==> flow/design.v <==
module alu (
    input  [18:0] a,
    input  [18:0] b,
    input  [4:0]  opcode,
    output reg [37:0] outau
);
always @(*) begin
    case (opcode)
        5'b00000: outau = {19'b0, a + b};         
        5'b00001: outau = {19'b0, a - b};         
        5'b00010: outau = a * b;                  
        5'b00011: outau = (b != 0) ? {19'b0, a / b} : 38'b0;  
        5'b00100: outau = {19'b0, a + 19'd1};     
        5'b00101: outau = {19'b0, a - 19'd1};     
        5'b00110: outau = {19'b0, a & b};         
        5'b00111: outau = {19'b0, a | b};         
        5'b01000: outau = {19'b0, a ^ b};         
        5'b01001: outau = {19'b0, ~a};            
        default : outau = 38'b0;                  
    endcase
end
endmodule
module program_counter (
    input clk,
    input rst,
    input pc_enable,
    input [1:0] pc_sel,            
    input [18:0] target_addr,      
    output reg [18:0] pc
);
always @(posedge clk or posedge rst) begin
    if (rst) begin
        pc <= 19'd0;
    end 
    else if (pc_enable) begin
        case (pc_sel)
            2'b00: pc <= pc + 1;         
            2'b01: pc <= target_addr;        
            2'b10: pc <= target_addr;        
            2'b11: pc <= target_addr;        
        endcase
    end
end
endmodule
module inst_reg (
    input clk,
    input load_IR,
    input [18:0] ins,               
    output reg [4:0] opcode,        
    output reg [3:0] rs1, rs2, rd,  
    output reg [13:0] addr_imm,     
    output reg [5:0] branch_offset  
);
    localparam OPC_ADD   = 5'd0,
               OPC_SUB   = 5'd1,
               OPC_MUL   = 5'd2,
               OPC_DIV   = 5'd3,
               OPC_INC   = 5'd4,
               OPC_DEC   = 5'd5,
               OPC_AND   = 5'd6,
               OPC_OR    = 5'd7,
               OPC_XOR   = 5'd8,
               OPC_NOT   = 5'd9,
               OPC_LD    = 5'd10,
               OPC_ST    = 5'd11,
               OPC_BEQ   = 5'd12,
               OPC_BNE   = 5'd13,
               OPC_JMP   = 5'd14,
               OPC_CALL  = 5'd15;
    always @(posedge clk) begin
        if (load_IR) begin
            opcode <= ins[18:14];
            rs1 <= 4'd0;
            rs2 <= 4'd0;
            rd <= 4'd0;
            addr_imm <= 14'd0;
            branch_offset <= 6'd0;
            case (ins[18:14])
                OPC_ADD, OPC_SUB, OPC_MUL, OPC_DIV,
                OPC_INC, OPC_DEC, OPC_AND, OPC_OR,
                OPC_XOR, OPC_NOT: begin
                    rs1 <= ins[13:10];
                    rs2 <= ins[9:6];
                    rd  <= ins[5:2];
                end
                OPC_LD, OPC_ST: begin
                    rs1 <= ins[13:10];             
                    rs2 <= ins[9:6];               
                    addr_imm <= {8'd0, ins[5:0]};  
                end
                OPC_BEQ, OPC_BNE: begin
                    rs1 <= ins[13:10];            
                    rs2 <= ins[9:6];              
                    branch_offset <= ins[5:0];    
                end
                OPC_JMP, OPC_CALL: begin
                    addr_imm <= ins[13:0];        
                end
                default: begin
                end
            endcase
        end
    end
endmodule
module reg_file (
    input clk,
    input rst,
    input reg_write,                  
    input [4:0] read_reg1,            
    input [4:0] read_reg2,            
    input [4:0] write_reg,            
    input [18:0] write_data,          
    output [18:0] read_data1,         
    output [18:0] read_data2          
);
    reg [18:0] registers [0:31];
    assign read_data1 = registers[read_reg1];
    assign read_data2 = registers[read_reg2];
    integer i;
    always @(posedge clk or posedge rst) begin
        if (rst) begin
            for (i = 0; i < 32; i = i + 1)
                registers[i] <= 19'd0;
        end else if (reg_write) begin
                        registers[write_reg] <= write_data;
        end
    end
endmodule
module control_unit (
    input clk, rst,
    input [4:0] opcode,                     	 
    input regs_equal,				 
    output reg mem_read,			 
    output reg mem_write,			 
    output reg reg_write,			 
    output reg load_IR,				 
    output reg pc_enable,			 
    output reg [4:0] ALU_op,			 
    output reg [1:0] pc_sel,			 
    output halted				 
);
    parameter FETCH = 3'b000, EXECUTE = 3'b001, MEMORY = 3'b010,
              WRITBK = 3'b011, CONTROL = 3'b100, HALT = 3'b101;
    reg [2:0] state, next_state;
    assign halted = (state == HALT);
    always @(posedge clk or posedge rst) begin
        if (rst)
            state <= FETCH;
        else
            state <= next_state;
    end
    always @(*) begin
        case (state)
            FETCH: next_state = EXECUTE;
            EXECUTE: begin
                case (opcode)
                    5'b01010, 5'b01011: next_state = MEMORY;   				 
                    5'b01100, 5'b01101, 5'b01110, 5'b01111: next_state = CONTROL;	 
                    5'b00000, 5'b00001, 5'b00010, 5'b00011, 5'b00100,
                    5'b00101, 5'b00110, 5'b00111, 5'b01000, 5'b01001: next_state = WRITBK;  
                    5'b11111: next_state = HALT;					 
                    default: next_state = FETCH;					 
                endcase
            end
            MEMORY: begin
                if (opcode == 5'b01010)
                    next_state = WRITBK;	  
                else
                    next_state = FETCH;  	 
            end
            WRITBK: next_state = FETCH;
            CONTROL: next_state = FETCH;
            HALT: next_state = HALT;
            default: next_state = FETCH;
        endcase
    end
    always @(*) begin
        mem_read = 0;
        mem_write = 0;
        reg_write = 0;
        load_IR = 0;
        pc_enable = 0;
        ALU_op = 5'b00000;
        pc_sel = 2'b00;
        case (state)
            FETCH: begin
                mem_read = 1;
                load_IR = 1;
                pc_enable = 1;
                pc_sel = 2'b00;
            end
            EXECUTE: begin
                ALU_op = opcode;
            end
            MEMORY: begin
                if (opcode == 5'b01010)
                    mem_read = 1;        
                else
                    mem_write = 1;       
            end
            WRITBK: begin
                ALU_op = opcode;
                if (opcode != 5'b01011)  
                    reg_write = 1;
            end
            CONTROL: begin
                case (opcode)
                    5'b01100: begin pc_enable = regs_equal;  pc_sel = 2'b01; end  
                    5'b01101: begin pc_enable = !regs_equal; pc_sel = 2'b01; end  
                    5'b01110, 5'b01111: begin pc_enable = 1; pc_sel = 2'b10; end  
                    default: ;
                endcase
            end
            default: ;
        endcase
    end
endmodule
module top_module (
    input clk,
    input rst,
    output [18:0] imem_addr,               
    input  [18:0] imem_rdata,              
    output [8:0]  dmem_addr,               
    input  [18:0] dmem_rdata,              
    output [18:0] dmem_wdata,              
    output        dmem_we,                 
    output        halt                     
);
    wire [4:0] opcode;
    wire [3:0] rs1, rs2, rd;
    wire [13:0] addr_imm;
    wire [5:0] branch_offset;
    wire [4:0] alu_opcode;
    wire [1:0] pc_sel;
    wire [18:0] reg_data1, reg_data2;
    wire [37:0] alu_result;
    wire mem_read, mem_write, reg_write, load_IR, pc_enable;
    wire [18:0] pc_value;
    wire [18:0] target_addr;
    reg [18:0] mem_read_data;
    always @(posedge clk) begin
        if (mem_read)
            mem_read_data <= dmem_rdata;
    end
    wire is_load = (opcode == 5'b01010);
    wire [3:0]  wb_reg  = is_load ? rs2 : rd;
    wire [18:0] wb_data = is_load ? mem_read_data : alu_result[18:0];
    wire [18:0] ea      = reg_data1 + {5'd0, addr_imm};
    assign imem_addr  = pc_value;
    assign dmem_addr  = ea[8:0];
    assign dmem_wdata = reg_data2;
    assign dmem_we    = mem_write;
    assign target_addr = (pc_sel == 2'b01) ? (pc_value + {{13{branch_offset[5]}}, branch_offset}) : {5'd0, addr_imm};
    program_counter PC (
        .clk(clk),
        .rst(rst),
        .pc_enable(pc_enable),
        .pc_sel(pc_sel),
        .target_addr(target_addr),
        .pc(pc_value)
    );
    inst_reg IR (
        .clk(clk),
        .load_IR(load_IR),
        .ins(imem_rdata),
        .opcode(opcode),
        .rs1(rs1),
        .rs2(rs2),
        .rd(rd),
        .addr_imm(addr_imm),
        .branch_offset(branch_offset)
    );
    control_unit CU (
        .clk(clk),
        .rst(rst),
        .opcode(opcode),
        .regs_equal(reg_data1 == reg_data2),
        .mem_read(mem_read),
        .mem_write(mem_write),
        .reg_write(reg_write),
        .load_IR(load_IR),
        .pc_enable(pc_enable),
        .ALU_op(alu_opcode),
        .pc_sel(pc_sel),
        .halted(halt)
    );
    reg_file RF (
        .clk(clk),
        .rst(rst),
        .reg_write(reg_write),
        .read_reg1({1'b0, rs1}),
        .read_reg2({1'b0, rs2}),
        .write_reg({1'b0, wb_reg}),
        .write_data(wb_data),
        .read_data1(reg_data1),
        .read_data2(reg_data2)
    );
    alu ALU (
        .a(reg_data1),
        .b(reg_data2),
        .opcode(alu_opcode),
        .outau(alu_result)
    );
endmodule
# Tool chain data of top_module
# Tool output for the design above before and after an edit, in the order of the flow.
# "orig" refers to lines of the RTL above, "edited" to lines of the edited file.
# "change" is "edited" less "orig", of the values as shown; "rel_change_pct" is that difference over "orig", in percent.
# Operators: Yosys type, input widths -> output width; for muxes data width and select width s.
# Library cell names are shortened.
# Not given: --
# design
top	top_module
clk_port	clk
library	sky130hd
corner	tt_025C_1v80

# Diff
# Unified diff, file above to edited file.
# The edited RTL no longer does the same as the RTL above: the edit was made by script, with no optimisation intended.
# begin of diff
@@ -69,5 +69,5 @@
                OPC_CALL  = 5'd15;
     always @(posedge clk) begin
-        if (load_IR) begin
+        begin
             opcode <= ins[18:14];
             rs1 <= 4'd0;
# end of diff

# Word level
# Counts by Yosys on the flattened word-level netlist (proc, flatten, opt, wreduce). Print and check cells are left out. Cells with the same type and inputs are merged into one.
# Memory sizes are those after Yosys's memory passes, which may raise the word count (mostly to a power of two), join words into wider ones and drop unused or constant bits.
# bits
element	orig	edited	change	rel_change_pct
rom_bits	96	96	0	0.00
output_inout_bits	49	49	0	0.00
clocked_rd_ports_x_width	3	3	0	0.00
elab_cells	181	179	-2	-1.10
register_bits	382	382	0	0.00
mem_count	1	1	0	0.00
input_bits	40	40	0	0.00
# classes
element	orig	edited	change	rel_change_pct
n_reduce_logical	34	34	0	0.00
div	1	1	0	0.00
n_mul	1	1	0	0.00
n_mux	24	22	-2	-8.33
bitwise	4	4	0	0.00
n_eq	84	84	0	0.00
add_sub_neg	7	7	0	0.00
# mem_list
element	orig	edited
memory_list	32 x 3 bit 1R0W	32 x 3 bit 1R0W
# ops
op	orig	edited	change	rel_change_pct
$mux 1	6	5	-1	-16.67
$mux 5	2	1	-1	-50.00
$eq 4x4->1 const B	24	24	0	0.00
$reduce_and 2->1	16	16	0	0.00
$eq 5x4->1 const B	15	15	0	0.00
$eq 4x3->1 const B	12	12	0	0.00
$eq 5x3->1 const B	8	8	0	0.00
$eq 4x2->1 const B	6	6	0	0.00
$reduce_or 2->1	6	6	0	0.00
$logic_not 5->1	5	5	0	0.00
$eq 5x2->1 const B	4	4	0	0.00
$eq 4x1->1 const B	3	3	0	0.00
$mux 19	3	3	0	0.00
$add 19x1->19 const B	2	2	0	0.00
$add 19x19->19	2	2	0	0.00
$eq 2x2->1 const B	2	2	0	0.00
$eq 3x2->1 const B	2	2	0	0.00
$eq 3x3->1 const B	2	2	0	0.00
$eq 5x1->1 const B	2	2	0	0.00
$mux 2	2	2	0	0.00
$pmux 1 s2	2	2	0	0.00
$pmux 19 s16	2	2	0	0.00
$add 9x9->9	1	1	0	0.00
$and 19x19->19	1	1	0	0.00
$div 19x19->19	1	1	0	0.00
$eq 19x19->1	1	1	0	0.00
$eq 2x1->1 const B	1	1	0	0.00
$eq 3x1->1 const B	1	1	0	0.00
# The list need not be complete.

# Depth
# Depth = most cells in a row (Yosys ltp): at word level without a register or memory, in the mapped netlist without a sequential cell, where the memories' decode and read muxes count.
# depth
element	orig	edited	change	rel_change_pct
depth_word	7	7	0	0.00
ABC_AREA	0	0	--	--
depth_mapped	216	204	-12	-5.56

# Mapped cells and area
# Source: synth_stat.txt of the flow (Yosys; design flattened, memories mapped). It holds for the ABC_AREA given above (unset counts as 0); a run with the other value may have another netlist.
# mapped
element	orig	edited	change	rel_change_pct
seqArea_um2	9899.5	9529.1	-370.4	-3.74
buf_cells	273	301	28	10.26
flip_flops	385	385	0	0.00
mapped_area_um2	39684.3	39676.8	-7.5	-0.02
mapped_cells	4796	4936	140	2.92
# by_type
type	orig	edited	change	rel_change_pct
nand2_1	462	680	218	47.19
o21ai_0	344	478	134	38.95
a21oi_1	383	257	-126	-32.90
nor2_1	445	333	-112	-25.17
clkbuf_1	163	224	61	37.42
edfxtp_1	56	19	-37	-66.07
dfxtp_1	3	40	37	1233.33
mux2_2	96	68	-28	-29.17
xnor2_1	111	130	19	17.12
o21a_1	88	71	-17	-19.32
a221oi_1	32	49	17	53.12
a32oi_1	17	32	15	88.24
buf_2	64	50	-14	-21.88
nor2b_1	69	56	-13	-18.84
o211ai_1	29	41	12	41.38
o32a_1	6	18	12	200.00
a31oi_1	56	45	-11	-19.64
o21ai_1	9	20	11	122.22
# The list need not be complete.
# By module: a second synthesis without flattening, with its own total; a netlist apart from the flattened one above.
# unflattened
element	orig	edited	change	rel_change_pct
cells_unflattened	6372	6372	0	0.00
hier_area_um2	60255.3	59881.2	-374.1	-0.62
# Each row is one instance without its submodules.
# by_module_orig
module	mod_area_um2	seq_area_um2	instances	cells
reg_file	31043.5	15214.6	1	2680
alu	23680.2	0.0	1	3141
top_module	2539.9	570.5	1	279
inst_reg	1380.1	1111.1	1	74
program_counter	1267.5	475.5	1	154
control_unit	344.1	75.1	1	44
# by_module_edited
module	mod_area_um2	seq_area_um2	instances	cells
reg_file	31043.5	15214.6	1	2680
alu	23680.2	0.0	1	3141
top_module	2539.9	570.5	1	279
program_counter	1267.5	475.5	1	154
inst_reg	1006.0	740.7	1	74
control_unit	344.1	75.1	1	44

# Path before layout
# Path of least setup slack by OpenSTA after synthesis, without wires, with an ideal clock, recovery checks aside; 20% of the period is set as input and as output delay. Where synthesis merged equal registers, the netlist keeps one of their names.
# synth_timing
element	orig	edited	change	rel_change_pct
kind	flip-flop to flip-flop	flip-flop to flip-flop	--	--
start	register IR.rs2[0]	register IR.rs2[1]	--	--
end	register RF.registers[9][0]	register RF.registers[0][0]	--	--
path_delay_ns	41.831	39.310	-2.521	-6.03
t_required_ns	38.364	38.367	0.003	0.01
t_first_pin_ns	0.000	0.000	0.000	--
path_buffers	20	17	-3	-15.00
path_stages	198	186	-12	-6.06
setup_time_ns	0.136	0.133	-0.003	--
path_slack_ns	-3.331	-0.810	2.521	--
tclk_ns	38.5	38.5	0.0	0.00
arrival_time_ns	41.695	39.177	-2.518	-6.04
period_less_setup_slack_ns	41.831	39.31	-2.521	-6.03
# "path_delay_ns" is the arrival time less input delay plus setup time.
# "path_stages" counts driving pins, that of a launching flip-flop among them; a cell with two outputs on the path counts twice.
# "period_less_setup_slack_ns" is the clock period less the worst setup slack; recovery checks do not enter. This is arithmetic on one report: input and output delays are still those of the set period (20% each).
# Between the ends stands the longest chain of elaborated cells between them, by number of cells; it is not shown to be the way that was timed. Of several equally long chains one is given.
# A line is the first line of the expression or statement that the cell stems from. Yosys adds cells for indexed reads and writes and turns some case tables into memories.
# At most two assigning lines are given for a register; there are more.
# synth_via_orig
path_cell_list	edfxtp_1 -> buf_4 -> buf_6 -> buf_4 -> buf_4 -> buf_2 -> buf_2 -> mux2_2 -> nand2_1 -> o21ai_0 -> o32ai_1 -> clkbuf_1 -> ha_1 -> nor2_1 -> nor3_1 -> nand3_1 -> nor3_1 -> or2_2 -> [162 not listed] -> o21ai_1 -> clkbuf_1 -> mux2_2 -> ha_1 -> o21a_1 -> o21a_1 -> o21a_1 -> o21ai_0 -> nand2b_1 -> a21oi_1 -> o21a_1 -> o21ai_0 -> a2111oi_0 -> o21a_1 -> o221ai_1 -> a22oi_1 -> buf_2 -> o21ai_0
elab_chain_cells	6
cone_cells	31
cone_lines	12
# synth_rtl_orig
element	line_no	rtl
from (decl)	50	output reg [3:0] rs1, rs2, rd,
from (assign)	83	rs2 <= ins[9:6];
from (assign)	88	rs2 <= ins[9:6];
$eq 4x4->1	118	assign read_data2 = registers[read_reg2];
$pmux 19 s16	118
$div 19x19->19	12	5'b00011: outau = (b != 0) ? {19'b0, a / b} : 38'b0;
$mux 19	12
$pmux 19 s10	8	case (opcode)
$mux 19	247	wire [18:0] wb_data = is_load ? mem_read_data : alu_result[18:0];
to (assign)	123	registers[i] <= 19'd0;
to (assign)	125	registers[write_reg] <= write_data;
to (decl)	116	reg [18:0] registers [0:31];
# synth_via_edited
path_cell_list	dfxtp_1 -> buf_2 -> buf_2 -> nor2b_1 -> clkbuf_1 -> a22o_1 -> a2111o_1 -> o22ai_1 -> inv_1 -> clkbuf_1 -> nor4_1 -> a31o_2 -> nand2_1 -> ha_1 -> o21a_1 -> o21ai_0 -> nor2_1 -> mux2_2 -> [150 not listed] -> clkbuf_1 -> nand2_1 -> o21ai_0 -> ha_1 -> a21boi_0 -> o21a_1 -> o21a_1 -> o21a_1 -> o21a_1 -> o21a_1 -> o21a_1 -> o211ai_1 -> a31oi_1 -> o211ai_1 -> a21oi_1 -> o21ai_0 -> clkbuf_1 -> o21ai_0
elab_chain_cells	6
cone_cells	31
cone_lines	12
# synth_rtl_edited
element	line_no	rtl
from (decl)	50	output reg [3:0] rs1, rs2, rd,
from (assign)	83	rs2 <= ins[9:6];
from (assign)	88	rs2 <= ins[9:6];
$eq 4x4->1	118	assign read_data2 = registers[read_reg2];
$pmux 19 s16	118
$div 19x19->19	12	5'b00011: outau = (b != 0) ? {19'b0, a / b} : 38'b0;
$mux 19	12
$pmux 19 s10	8	case (opcode)
$mux 19	247	wire [18:0] wb_data = is_load ? mem_read_data : alu_result[18:0];
to (assign)	123	registers[i] <= 19'd0;
to (assign)	125	registers[write_reg] <= write_data;
to (decl)	116	reg [18:0] registers [0:31];

# Worst path after layout
# From the final timing report of the runs of pair A: the path of least setup slack in the routed layout; clock arrival at registers is part of the times.
# layout_timing
element	orig	edited	change	rel_change_pct
kind	flip-flop to flip-flop	flip-flop to flip-flop	--	--
start	register IR.rs2[3]	register IR.rs2[0]	--	--
end	register RF.registers[9][0]	register RF.registers[13][0]	--	--
path_buffers	19	9	-10	-52.63
arrival_time_ns	37.75	37.45	-0.30	-0.79
setup_time_ns	0.15	0.14	-0.01	--
path_stages	199	161	-38	-19.10
t_first_pin_ns	0.57	0.60	0.03	5.26
path_slack_ns	1.17	1.51	0.34	--
t_required_ns	38.92	38.96	0.04	0.10
tclk_ns	38.5	38.5	0.0	0.00
# Between the ends stands the longest chain of elaborated cells between them, by number of cells; it is not shown to be the way that was timed. Of several equally long chains one is given.
# At most two assigning lines are given for a register; there are more.
# layout_via_orig
path_cell_list	edfxtp_1 -> buf_12 -> buf_4 -> and3_1 -> o21ai_0 -> nand4_1 -> o32ai_4 -> inv_2 -> or4_4 -> nor2_4 -> a31oi_1 -> or2_4 -> ha_4 -> o21a_4 -> nor2_4 -> nor2_2 -> nand3_2 -> mux2i_1 -> [163 not listed] -> o21ai_1 -> ha_1 -> nor2b_1 -> o21a_1 -> o21a_1 -> o21a_1 -> o21ai_2 -> nand2b_1 -> a21oi_2 -> o21a_1 -> o21ai_0 -> a2111oi_1 -> o21a_2 -> o221ai_2 -> a22oi_2 -> buf_6 -> buf_12 -> o21ai_0
elab_chain_cells	6
cone_cells	31
cone_lines	12
# layout_rtl_orig
element	line_no	rtl
from (decl)	50	output reg [3:0] rs1, rs2, rd,
from (assign)	83	rs2 <= ins[9:6];
from (assign)	88	rs2 <= ins[9:6];
$eq 4x4->1	118	assign read_data2 = registers[read_reg2];
$pmux 19 s16	118
$div 19x19->19	12	5'b00011: outau = (b != 0) ? {19'b0, a / b} : 38'b0;
$mux 19	12
$pmux 19 s10	8	case (opcode)
$mux 19	247	wire [18:0] wb_data = is_load ? mem_read_data : alu_result[18:0];
to (assign)	123	registers[i] <= 19'd0;
to (assign)	125	registers[write_reg] <= write_data;
to (decl)	116	reg [18:0] registers [0:31];
# layout_via_edited
path_cell_list	dfxtp_4 -> buf_4 -> mux4_2 -> a21oi_1 -> o211ai_1 -> nor4_1 -> buf_4 -> a31o_2 -> nand2_1 -> ha_1 -> o21a_1 -> o21ai_1 -> o21ai_1 -> o31ai_1 -> ha_1 -> o21a_1 -> o21a_1 -> nor2_1 -> [125 not listed] -> o21ai_0 -> a41oi_4 -> mux2_2 -> ha_1 -> o21a_1 -> o21a_1 -> o21a_1 -> o21a_1 -> o21a_1 -> o21a_1 -> o211ai_1 -> a31oi_1 -> o211ai_1 -> a21oi_1 -> o21ai_4 -> buf_12 -> clkbuf_4 -> o21ai_0
elab_chain_cells	6
cone_cells	31
cone_lines	12
# layout_rtl_edited
element	line_no	rtl
from (decl)	50	output reg [3:0] rs1, rs2, rd,
from (assign)	83	rs2 <= ins[9:6];
from (assign)	88	rs2 <= ins[9:6];
$eq 4x4->1	118	assign read_data2 = registers[read_reg2];
$pmux 19 s16	118
$div 19x19->19	12	5'b00011: outau = (b != 0) ? {19'b0, a / b} : 38'b0;
$mux 19	12
$pmux 19 s10	8	case (opcode)
$mux 19	247	wire [18:0] wb_data = is_load ? mem_read_data : alu_result[18:0];
to (assign)	123	registers[i] <= 19'd0;
to (assign)	125	registers[write_reg] <= write_data;
to (decl)	116	reg [18:0] registers [0:31];

# Flow runs
# Runs of the flow (Yosys, OpenROAD) on both versions; the two runs of a pair have the same settings. The constraints put input and output delay at 20% of the set period each and load the outputs with 0.01 pF.
# settings_pair_A
period_ns	38.5
CAP_MARGIN	20
CORE_MARGIN	2
CORE_UTILIZATION	40
SLEW_MARGIN	20
# measured_pair_A
element	orig	edited	change	rel_change_pct
total_die_area_um2	101745.0	101726.0	-19.0	-0.02
holdWs_ns	0.441	0.443	0.002	--
setup_tns_ns	0.000	0.000	0.000	--
ws_setup_ns	1.171	1.511	0.340	--
yosys_chip_area_um2	39684.3	39676.8	-7.5	-0.02
util_pct	48.2	46.1	-2.1	--
# settings_pair_B
ABC_AREA	1
CORE_ASPECT_RATIO	0.81
CORE_UTILIZATION	17
GPL_ROUTABILITY_DRIVEN	1
MAX_ROUTING_LAYER	met5
PLACE_DENSITY	0.39
SETUP_SLACK_MARGIN	-0.77
period_ns	60.5
CAP_MARGIN	20
CORE_MARGIN	2
SLEW_MARGIN	20
# measured_pair_B
element	orig	edited	change	rel_change_pct
total_die_area_um2	236099.0	231574.0	-4525.0	-1.92
holdWs_ns	0.438	0.443	0.005	--
setup_tns_ns	0.000	0.000	0.000	--
ws_setup_ns	12.460	12.846	0.386	--
yosys_chip_area_um2	39475.4	38712.1	-763.3	-1.93
util_pct	20.0	20.0	0.0	--
